==> flow/design.v <==
module signed_mult_1_17 (out, a, b);
	output 	signed  [17:0]	out;
	input 	signed	[17:0] 	a;
	input 	signed	[17:0] 	b;
	wire 	signed	[35:0]	mult_out;
	assign mult_out = a * b;
	assign out = {mult_out[35], mult_out[33:17]};
endmodule
module OneNode(output signed [17:0] u_2_mid,    
	       input clock,		        
	       input reset,		        
	       input signed [17:0] u_hit_mid,   
	       input signed [17:0] u_1_right,   
	       input signed [17:0] u_1_left,     
	       input signed [17:0] u_1_up,      
	       input signed [17:0] u_1_down    
);  
    reg signed [17:0] u_0_mid_temp;		 
    reg signed [17:0] u_1_mid_temp, u_1_right_temp, u_1_left_temp, u_1_up_temp, u_1_down_temp; 
    wire signed [17:0] temp1,temp2, temp3, temp4;
    parameter [17:0] rho = (1<<17)/20; 
    parameter [17:0] eta = (999<<17)/1000;
    always @ (posedge clock) 
    begin
	if (reset == 0)
	begin
	    u_1_mid_temp = u_hit_mid; 
	    u_0_mid_temp = u_1_mid_temp; 
	    u_1_right_temp = 0; 
	    u_1_left_temp = 0;
	    u_1_up_temp = 0;
	    u_1_down_temp = 0;
   	end
        else
	begin
	    u_0_mid_temp = u_1_mid_temp;  
            u_1_mid_temp = u_2_mid;	   
	    u_1_right_temp = u_1_right;   
	    u_1_left_temp = u_1_left;	   
	    u_1_up_temp = u_1_up;         
	    u_1_down_temp = u_1_down;     
	end
    end
    assign  temp1 = u_1_up_temp + u_1_down_temp + u_1_right_temp + u_1_left_temp - (u_1_mid_temp<<<2);
    signed_mult_1_17 mult_1(.out(temp2),
			    .a(temp1),
                            .b(rho)); 
    assign  temp4 = temp2 + (u_1_mid_temp<<<1) - temp3;
    signed_mult_1_17 mult_2(.out(temp3),
			    .a(u_0_mid_temp),
                            .b(eta)); 
    signed_mult_1_17 mult_3(.out(u_2_mid),
			    .a(temp4),
                            .b(eta)); 
endmodule
module multNodes
#(parameter SIZE = 10)
(output signed [SIZE*SIZE*18-1:0] u_2_mid,    
 input clock,
 input reset,		        
 input signed [SIZE*SIZE*18-1:0] u_hit_mid,   
 input signed [SIZE*SIZE*18-1:0] u_1_right,   
 input signed [SIZE*SIZE*18-1:0] u_1_left,     
 input signed [SIZE*SIZE*18-1:0] u_1_up,      
 input signed [SIZE*SIZE*18-1:0] u_1_down     
);
    genvar i,j,k;
    generate
	for (k = 1; k < SIZE-1; k = k + 1) begin: side
		OneNode nodeUp(.u_2_mid(u_2_mid[(((0)*SIZE+(k))*18) +: 18]),
			       .clock(clock),
		               .reset(reset),
	                       .u_hit_mid(u_hit_mid[(((0)*SIZE+(k))*18) +: 18]),
	                       .u_1_right(u_1_right[(((0)*SIZE+(k+1))*18) +: 18]),
	                       .u_1_left(u_1_left[(((0)*SIZE+(k-1))*18) +: 18]),
	                       .u_1_up(18'sd0),
	       	               .u_1_down(u_1_down[(((1)*SIZE+(k))*18) +: 18]));
		OneNode nodeDown(.u_2_mid(u_2_mid[(((SIZE-1)*SIZE+(k))*18) +: 18]),
			         .clock(clock),
		                 .reset(reset),
	                         .u_hit_mid(u_hit_mid[(((SIZE-1)*SIZE+(k))*18) +: 18]),
	                         .u_1_right(u_1_right[(((SIZE-1)*SIZE+(k+1))*18) +: 18]),
	                         .u_1_left(u_1_left[(((SIZE-1)*SIZE+(k-1))*18) +: 18]),
	                         .u_1_up(u_1_up[(((SIZE-2)*SIZE+(k))*18) +: 18]),
	       	                 .u_1_down(18'sd0));
		OneNode nodeLeft(.u_2_mid(u_2_mid[(((k)*SIZE+(0))*18) +: 18]),
			         .clock(clock),
		                 .reset(reset),
	                         .u_hit_mid(u_hit_mid[(((k)*SIZE+(0))*18) +: 18]),
	                         .u_1_right(u_1_right[(((k)*SIZE+(1))*18) +: 18]),
	                         .u_1_left(18'sd0),
	                         .u_1_up(u_1_up[(((k-1)*SIZE+(0))*18) +: 18]),
	       	                 .u_1_down(u_1_down[(((k+1)*SIZE+(0))*18) +: 18]));
		OneNode nodeRight(.u_2_mid(u_2_mid[(((k)*SIZE+(SIZE-1))*18) +: 18]),
			         .clock(clock),
		                 .reset(reset),
	                         .u_hit_mid(u_hit_mid[(((k)*SIZE+(SIZE-1))*18) +: 18]),
	                         .u_1_right(18'sd0),
	                         .u_1_left(u_1_left[(((k)*SIZE+(SIZE-2))*18) +: 18]),
	                         .u_1_up(u_1_up[(((k+1)*SIZE+(SIZE-1))*18) +: 18]),
	       	                 .u_1_down(u_1_down[(((k-1)*SIZE+(SIZE-1))*18) +: 18]));
	end
    endgenerate
    generate
	for (k = 0; k < SIZE; k = k + 10) begin: corner
		OneNode UpLeftCorner(.u_2_mid(u_2_mid[(((0)*SIZE+(k))*18) +: 18]),
			             .clock(clock),
		                     .reset(reset),
	                             .u_hit_mid(u_hit_mid[(((0)*SIZE+(k))*18) +: 18]),
	                             .u_1_right(u_1_right[(((0)*SIZE+(k+1))*18) +: 18]),
	                             .u_1_left(18'sd0),
	                             .u_1_up(18'sd0),
	       	                     .u_1_down(u_1_down[(((1)*SIZE+(k))*18) +: 18]));
		OneNode UpRightCorner(.u_2_mid(u_2_mid[(((k)*SIZE+(SIZE-1))*18) +: 18]),
			             .clock(clock),
		                     .reset(reset),
	                             .u_hit_mid(u_hit_mid[(((k)*SIZE+(SIZE-1))*18) +: 18]),
	                             .u_1_right(18'sd0),
	                             .u_1_left(u_1_left[(((k)*SIZE+(SIZE-2))*18) +: 18]),
	                             .u_1_up(18'sd0),
	       	                     .u_1_down(u_1_down[(((k+1)*SIZE+(SIZE-1))*18) +: 18]));
		OneNode DownLeftCorner(.u_2_mid(u_2_mid[(((SIZE-1)*SIZE+(k))*18) +: 18]),
			               .clock(clock),
		                       .reset(reset),
	                               .u_hit_mid(u_hit_mid[(((SIZE-1)*SIZE+(k))*18) +: 18]),
	                               .u_1_right(u_1_right[(((SIZE-1)*SIZE+(k+1))*18) +: 18]),
	                               .u_1_left(18'sd0),
	                               .u_1_up(u_1_up[(((SIZE-2)*SIZE+(k))*18) +: 18]),
	       	                      .u_1_down(18'sd0));
		OneNode DownRightCorner(.u_2_mid(u_2_mid[(((SIZE-1)*SIZE+(SIZE-1))*18) +: 18]),
			                .clock(clock),
		                        .reset(reset),
	                                .u_hit_mid(u_hit_mid[(((SIZE-1)*SIZE+(SIZE-1))*18) +: 18]),
	                                .u_1_right(18'sd0),
	                                .u_1_left(u_1_left[(((SIZE-1)*SIZE+(SIZE-2))*18) +: 18]),
	                                .u_1_up(u_1_up[(((SIZE-2)*SIZE+(SIZE-1))*18) +: 18]),
	       	                        .u_1_down(18'sd0));
	end
    endgenerate
    generate
	for (i = 1; i < SIZE-1; i = i + 1) begin: row
	    for (j = 1; j < SIZE-1; j = j + 1) begin: col
		OneNode node(.u_2_mid(u_2_mid[(((i)*SIZE+(j))*18) +: 18]),
			     .clock(clock),
		             .reset(reset),
	                     .u_hit_mid(u_hit_mid[(((i)*SIZE+(j))*18) +: 18]),
	                     .u_1_right(u_1_right[(((i)*SIZE+(j+1))*18) +: 18]),
	                     .u_1_left(u_1_left[(((i)*SIZE+(j-1))*18) +: 18]),
	                     .u_1_up(u_1_up[(((i-1)*SIZE+(j))*18) +: 18]),
	       	             .u_1_down(u_1_down[(((i+1)*SIZE+(j))*18) +: 18]));
	    end
	end
    endgenerate
endmodule
module drum_grid
(input clock,
 input reset,                      
 input  [3*3*18-1:0] u_hit,        
 output [3*3*18-1:0] u_out         
);
    localparam SIZE = 3;
    wire signed [SIZE*SIZE*18-1:0] u_2_mid;
    multNodes #(.SIZE(SIZE)) grid(.u_2_mid(u_2_mid),
		  .clock(clock),
 	          .reset(reset),
 	          .u_hit_mid(u_hit),
 	          .u_1_right(u_2_mid),
 	          .u_1_left(u_2_mid),
 	          .u_1_up(u_2_mid),
 	          .u_1_down(u_2_mid));
    assign u_out = u_2_mid;
endmodule
# Tool chain data of drum_grid
# Tool output for the design above before and after an edit, in the order of the flow.
# "orig" refers to lines of the RTL above, "edited" to lines of the edited file.
# "change": "edited" minus "orig" as printed here. "change_rel_pct": 100 x difference / "orig".
# Operators carry their Yosys type and port widths (W data, S select, Z words).
# Cell names lack the library's common part.
# Not given: -
# inputs
top_module,drum_grid
clk_port,clock
library,sky130hd
lib_corner,tt_025C_1v80

# Diff
# The edit as a unified diff against the file above.
# The edit is scripted: it alters the design's behaviour and was not made to optimise anything.
# begin of diff
@@ -50,7 +50,10 @@
 			    .a(u_0_mid_temp),
                             .b(eta)); 
-    signed_mult_1_17 mult_3(.out(u_2_mid),
+    wire signed [17:0] u_2_mid_a, u_2_mid_b;
+    signed_mult_1_17 mult_3(.out(u_2_mid_a),
 			    .a(temp4),
                             .b(eta)); 
+    signed_mult_1_17 mult_3_b (.out(u_2_mid_b), .a(~temp4), .b(eta));
+    assign u_2_mid = u_2_mid_a ^ u_2_mid_b;
 endmodule
 module multNodes
# end of diff

# Word level
# Counts by Yosys on the flattened word-level netlist (proc, flatten, opt, wreduce; memories kept). Register bits leave out memories and registers merged into their read ports (data or address); mux counts leave out enables and synchronous resets folded into registers. Print and check cells are left out. Cells with the same type and inputs are merged into one.
# word_totals
item,orig,edited,change,change_rel_pct
regBits,486,486,0,0.00
in_bits,164,164,0,0.00
out_inout_bits,162,162,0,0.00
# classes
item,orig,edited,change,change_rel_pct
n_addsub,42,42,0,0.00
mul,27,36,9,33.33
muxes,18,18,0,0.00
logic,0,18,18,-
# op_table
operator,orig,edited,change,change_rel_pct
$mul A18 B16 Y34 const B,18,27,9,50.00
$not A18 Y18,0,9,9,-
$xor A18 B18 Y18,0,9,9,-
# Unchanged operator kinds not shown: 5.

# Logic depth
# Longest topological path by Yosys (ltp), each cell counted once; first at word level (registers and memories cut), then after technology mapping (sequential cells cut; the memories' decode and read muxes count).
# logic_depth
item,orig,edited,change,change_rel_pct
word_depth,9,11,2,22.22
ABC_AREA,0,0,-,-
depth_mapped,73,75,2,2.74
ltp_nobuf,72,73,1,1.39

# After synthesis
# Source: synth_stat.txt of the flow (Yosys; design flattened, memories mapped). It holds for the ABC_AREA given above (unset counts as 0); a run with the other value may have another netlist.
# mapped
item,orig,edited,change,change_rel_pct
stdcells,19654,25114,5460,27.78
yosys_area_um2,194572.9,250765.5,56192.6,28.88
seqArea_um2,9729.3,9729.3,0.0,0.00
ff_cells,486,486,0,0.00
# by_type
cell,orig,edited,change,change_rel_pct
inv_1,6226,8110,1884,30.26
fa_1,4292,5763,1471,34.27
ha_1,3215,4127,912,28.37
xnor2_1,731,1084,353,48.29
nand2_1,406,623,217,53.45
nand2b_1,126,287,161,127.78
a21oi_1,507,654,147,28.99
xor2_1,312,453,141,45.19
nor2_1,541,487,-54,-9.98
clkbuf_1,133,186,53,39.85
mux2_2,130,87,-43,-33.08
a21o_1,352,391,39,11.08
o21bai_1,68,103,35,51.47
mux2i_1,60,90,30,50.00
a31o_2,17,43,26,152.94
o21ai_0,345,325,-20,-5.80
o21a_1,163,143,-20,-12.27
nor2b_1,104,122,18,17.31
# Unchanged cell types not shown: 13.
# The list need not be complete.
# By module: a second synthesis without flattening, with its own total; a netlist apart from the flattened one above.
# unflattened
item,orig,edited,change,change_rel_pct
cells_unflattened,39817,52129,12312,30.92
hier_area_um2,371306.1,483655.1,112349.0,30.26
# Each row is one instance without its submodules.
# by_module_orig
module,n_inst,n_cells,area_um2,seq_area_um2
signed_mult_1_17,27,1233,11559.8,0.0
OneNode,9,725,6576.3,2162.1
multNodes (SIZE=3),1,1,3.8,0.0
drum_grid,1,0,0.0,0.0
# by_module_edited
module,n_inst,n_cells,area_um2,seq_area_um2
signed_mult_1_17,36,1280,11768.8,0.0
OneNode,9,672,6663.9,2162.1
multNodes (SIZE=3),1,1,3.8,0.0
drum_grid,1,0,0.0,0.0

# Timing after synthesis
# Path of least setup slack by OpenSTA after synthesis, without wires, with an ideal clock, recovery checks aside; 20% of the period is set as input and as output delay. Where synthesis merged equal registers, the netlist keeps one of their names.
# synth_path
item,orig,edited,change,change_rel_pct
path_kind,flip-flop to output port,flip-flop to output port,-,-
from,reg grid.side[1].nodeLeft.u_1_mid_temp[0],reg (name not given),-,-
to,out u_out[70],out u_out[89],-,-
period_ns,25.0,25.0,0.0,0.00
out_delay_ns,5.000,5.000,0.000,0.00
t_first_pin_ns,0.000,0.000,0.000,-
arrival_ns,16.763,18.301,1.538,9.17
t_required_ns,20.000,20.000,0.000,0.00
path_slack_ns,3.237,1.699,-1.538,-
delay_ns,16.763,18.301,1.538,9.17
driving_pins,64,69,5,7.81
n_path_buf,1,3,2,200.00
synth_period_reached_ns,21.763,23.301,1.538,7.07
# "delay_ns" is the arrival time less input delay plus setup time.
# A path that ends at an output port has no setup time.
# "driving_pins" counts driving pins, that of a launching flip-flop among them; a cell with two outputs on the path counts twice.
# "synth_period_reached_ns" is the clock period less the worst setup slack; recovery checks do not enter. This is arithmetic on one report: input and output delays are still those of the set period (20% each).
# The rows between start and end are the longest chain of elaborated cells between them; the timing report does not say that the signal goes this way. Where chains are equally long, one stands for them.
# A line is the first line of the expression or statement that the cell stems from. Yosys adds cells for indexed reads and writes and turns some case tables into memories.
# synth_via_orig
path_cell_list,dfxtp_1 -> inv_1 -> fa_1 -> inv_1 -> fa_1 -> inv_1 -> fa_1 -> a21o_1 -> a21oi_1 -> o21bai_1 -> a2111oi_0 -> o21ai_0 -> nand3_1 -> nor4_1 -> nor3_2 -> clkbuf_1 -> fa_1 -> ha_1 -> (+28 left out) -> inv_1 -> fa_1 -> fa_1 -> inv_1 -> fa_1 -> inv_1 -> fa_1 -> ha_1 -> and4_1 -> a21oi_1 -> nand2_1 -> a21oi_1 -> o21a_1 -> o21ai_0 -> a21oi_1 -> o21bai_1 -> a21oi_1 -> xnor2_1
elab_chain_len,5
cone_cells,5
classes_between,3 x add/sub; 2 x mul
# synth_rtl_orig
item,line_no,source
from (decl),19,"reg signed [17:0] u_1_mid_temp, u_1_right_temp, u_1_left_temp, u_1_up_temp, u_1_down_temp;"
from (assign),27,u_1_mid_temp = u_hit_mid;
from (assign),37,u_1_mid_temp = u_2_mid;
$sub A18 B18 Y18,44,assign  temp1 = u_1_up_temp + u_1_down_temp + u_1_right_temp + u_1_left_temp - (u_1_mid_temp<<<2);
$mul A18 B14 Y32,6,assign mult_out = a * b;
$add A15 B18 Y18,48,assign  temp4 = temp2 + (u_1_mid_temp<<<1) - temp3;
$sub A18 B18 Y18,48,
$mul A18 B16 Y34,6,
to (decl),159,output [3*3*18-1:0] u_out
# synth_via_edited
path_cell_list,dfxtp_1 -> inv_1 -> fa_1 -> fa_1 -> fa_1 -> inv_1 -> ha_1 -> a21o_1 -> a21oi_1 -> o21bai_1 -> a21o_1 -> a21oi_1 -> o21ai_0 -> o41ai_1 -> o2111ai_1 -> a21oi_1 -> xor2_1 -> inv_1 -> (+33 left out) -> fa_1 -> fa_1 -> inv_1 -> fa_1 -> inv_1 -> ha_1 -> a21o_1 -> a21o_1 -> a21o_1 -> a21o_1 -> a21o_1 -> a2111oi_0 -> a21oi_1 -> a221o_1 -> a21o_1 -> a21o_1 -> xnor2_1 -> inv_1
elab_chain_len,9
cone_cells,10
classes_between,5 x add/sub; 3 x mul; 2 x logic
# synth_rtl_edited
item,line_no,source
$add A18 B18 Y18 x2,44,assign  temp1 = u_1_up_temp + u_1_down_temp + u_1_right_temp + u_1_left_temp - (u_1_mid_temp<<<2);
$sub A18 B18 Y18,44,
$mul A18 B14 Y32,6,assign mult_out = a * b;
$add A15 B18 Y18,48,assign  temp4 = temp2 + (u_1_mid_temp<<<1) - temp3;
$sub A18 B18 Y18,48,
$not A18 Y18,56,"signed_mult_1_17 mult_3_b (.out(u_2_mid_b), .a(~temp4), .b(eta));"
$mul A18 B16 Y34,6,
$xor A18 B18 Y18,57,assign u_2_mid = u_2_mid_a ^ u_2_mid_b;
to (decl),162,output [3*3*18-1:0] u_out

# Path in the finished layout
# From the final timing report of each run of set A: the path of least setup slack in the routed layout; clock arrival at registers is part of the times.
# layout_path
item,orig,edited,change,change_rel_pct
path_kind,flip-flop to output port,flip-flop to output port,-,-
from,reg grid.row[1].col[1].node.u_1_mid_temp[0],reg grid.row[1].col[1].node.u_1_mid_temp[0],-,-
to,out u_out[89],out u_out[89],-,-
period_ns,24.3,24.3,0.0,0.00
out_delay_ns,4.86,4.86,0.00,0.00
t_first_pin_ns,0.79,0.85,0.06,7.59
arrival_ns,18.66,18.77,0.11,0.59
t_required_ns,19.44,19.44,0.00,0.00
path_slack_ns,0.78,0.67,-0.11,-
driving_pins,68,67,-1,-1.47
n_path_buf,2,6,4,200.00
# The rows between start and end are the longest chain of elaborated cells between them; the timing report does not say that the signal goes this way. Where chains are equally long, one stands for them.
# layout_via_orig
path_cell_list,dfxtp_1 -> inv_1 -> fa_1 -> fa_1 -> inv_1 -> fa_1 -> inv_1 -> ha_1 -> nor2b_1 -> o21a_1 -> o21ai_0 -> a21oi_1 -> a311o_1 -> a31o_2 -> a21oi_1 -> xnor2_2 -> clkinv_1 -> buf_4 -> (+32 left out) -> fa_1 -> fa_1 -> fa_1 -> inv_1 -> fa_1 -> inv_1 -> ha_1 -> a21o_1 -> a21o_1 -> a21o_1 -> nand3_1 -> nand2_1 -> a31oi_2 -> o21ai_0 -> o21ai_0 -> xnor2_1 -> xnor2_1 -> clkdlybuf4s50_1
elab_chain_len,5
cone_cells,5
classes_between,3 x add/sub; 2 x mul
# layout_rtl_orig
item,line_no,source
from (decl),19,"reg signed [17:0] u_1_mid_temp, u_1_right_temp, u_1_left_temp, u_1_up_temp, u_1_down_temp;"
from (assign),27,u_1_mid_temp = u_hit_mid;
from (assign),37,u_1_mid_temp = u_2_mid;
$sub A18 B18 Y18,44,assign  temp1 = u_1_up_temp + u_1_down_temp + u_1_right_temp + u_1_left_temp - (u_1_mid_temp<<<2);
$mul A18 B14 Y32,6,assign mult_out = a * b;
$add A15 B18 Y18,48,assign  temp4 = temp2 + (u_1_mid_temp<<<1) - temp3;
$sub A18 B18 Y18,48,
$mul A18 B16 Y34,6,
to (decl),159,output [3*3*18-1:0] u_out
# layout_via_edited
path_cell_list,dfxtp_2 -> fa_1 -> fa_1 -> fa_1 -> inv_1 -> ha_1 -> a21o_1 -> a21oi_2 -> o21bai_1 -> a21o_1 -> a21oi_1 -> o21ai_1 -> o41ai_2 -> buf_4 -> o2111ai_1 -> a21oi_1 -> xor2_1 -> inv_2 -> (+31 left out) -> fa_1 -> fa_1 -> inv_1 -> fa_1 -> inv_1 -> ha_1 -> a21o_1 -> a21o_1 -> a2111oi_1 -> a21oi_1 -> a221o_1 -> a21o_1 -> a21o_1 -> xnor2_2 -> buf_4 -> inv_1 -> buf_6 -> dlymetal6s2s_1
elab_chain_len,7
cone_cells,8
classes_between,3 x add/sub; 3 x mul; 2 x logic
# layout_rtl_edited
item,line_no,source
from (decl),19,"reg signed [17:0] u_1_mid_temp, u_1_right_temp, u_1_left_temp, u_1_up_temp, u_1_down_temp;"
from (assign),27,u_1_mid_temp = u_hit_mid;
from (assign),37,u_1_mid_temp = u_2_mid;
$sub A18 B18 Y18,44,assign  temp1 = u_1_up_temp + u_1_down_temp + u_1_right_temp + u_1_left_temp - (u_1_mid_temp<<<2);
$mul A18 B14 Y32,6,assign mult_out = a * b;
$add A15 B18 Y18,48,assign  temp4 = temp2 + (u_1_mid_temp<<<1) - temp3;
$sub A18 B18 Y18,48,
$not A18 Y18,56,"signed_mult_1_17 mult_3_b (.out(u_2_mid_b), .a(~temp4), .b(eta));"
$mul A18 B16 Y34,6,
$xor A18 B18 Y18,57,assign u_2_mid = u_2_mid_a ^ u_2_mid_b;
to (decl),162,output [3*3*18-1:0] u_out

# Layout results
# Runs of the flow (Yosys, OpenROAD) on both versions; the two runs of a pair have the same settings. The constraints put input and output delay at 20% of the set period each and load the outputs with 0.01 pF.
# settings_set_A
CORE_UTILIZATION,40
period_ns,24.3
CAP_MARGIN,20
CORE_MARGIN,2
SLEW_MARGIN,20
# measured_set_A
item,orig,edited,change,change_rel_pct
synthesis_area_um2,194572.9,250765.5,56192.6,28.88
dieArea_um2,492025.0,633266.0,141241.0,28.71
finalCellArea_um2,210538.0,271129.0,60591.0,28.78
finalUtil_frac,0.434,0.434,0.000,-
setup_worst_slack_ns,0.777,0.670,-0.107,-
tns_setup_ns,0.000,0.000,0.000,-
timing.hold.ws_ns,0.422,0.429,0.007,-
achieved_period_ns,23.523,23.630,0.107,0.45
# settings_set_B
ABC_AREA,1
CORE_ASPECT_RATIO,0.8
CORE_MARGIN,7
CORE_UTILIZATION,22
GPL_TIMING_DRIVEN,1
MAX_ROUTING_LAYER,met4
MIN_ROUTING_LAYER,met1
PLACE_DENSITY_LB_ADDON,0.24
SETUP_SLACK_MARGIN,1.58
SLEW_MARGIN,30
period_ns,18.2
CAP_MARGIN,20
# measured_set_B
item,orig,edited,change,change_rel_pct
synthesis_area_um2,203168.6,265811.2,62642.6,30.83
dieArea_um2,950763.0,1239400.0,288637.0,30.36
finalCellArea_um2,271852.0,364299.0,92447.0,34.01
finalUtil_frac,0.296,0.302,0.006,-
setup_worst_slack_ns,-0.856,-1.103,-0.247,-
tns_setup_ns,-61.002,-108.831,-47.829,-
timing.hold.ws_ns,0.427,0.416,-0.011,-
achieved_period_ns,19.056,19.303,0.247,1.30
# "achieved_period_ns": clock period set for the run, less the worst setup slack. It is reckoned from that one timing run; input and output delays stay at 20% of the period that was set.
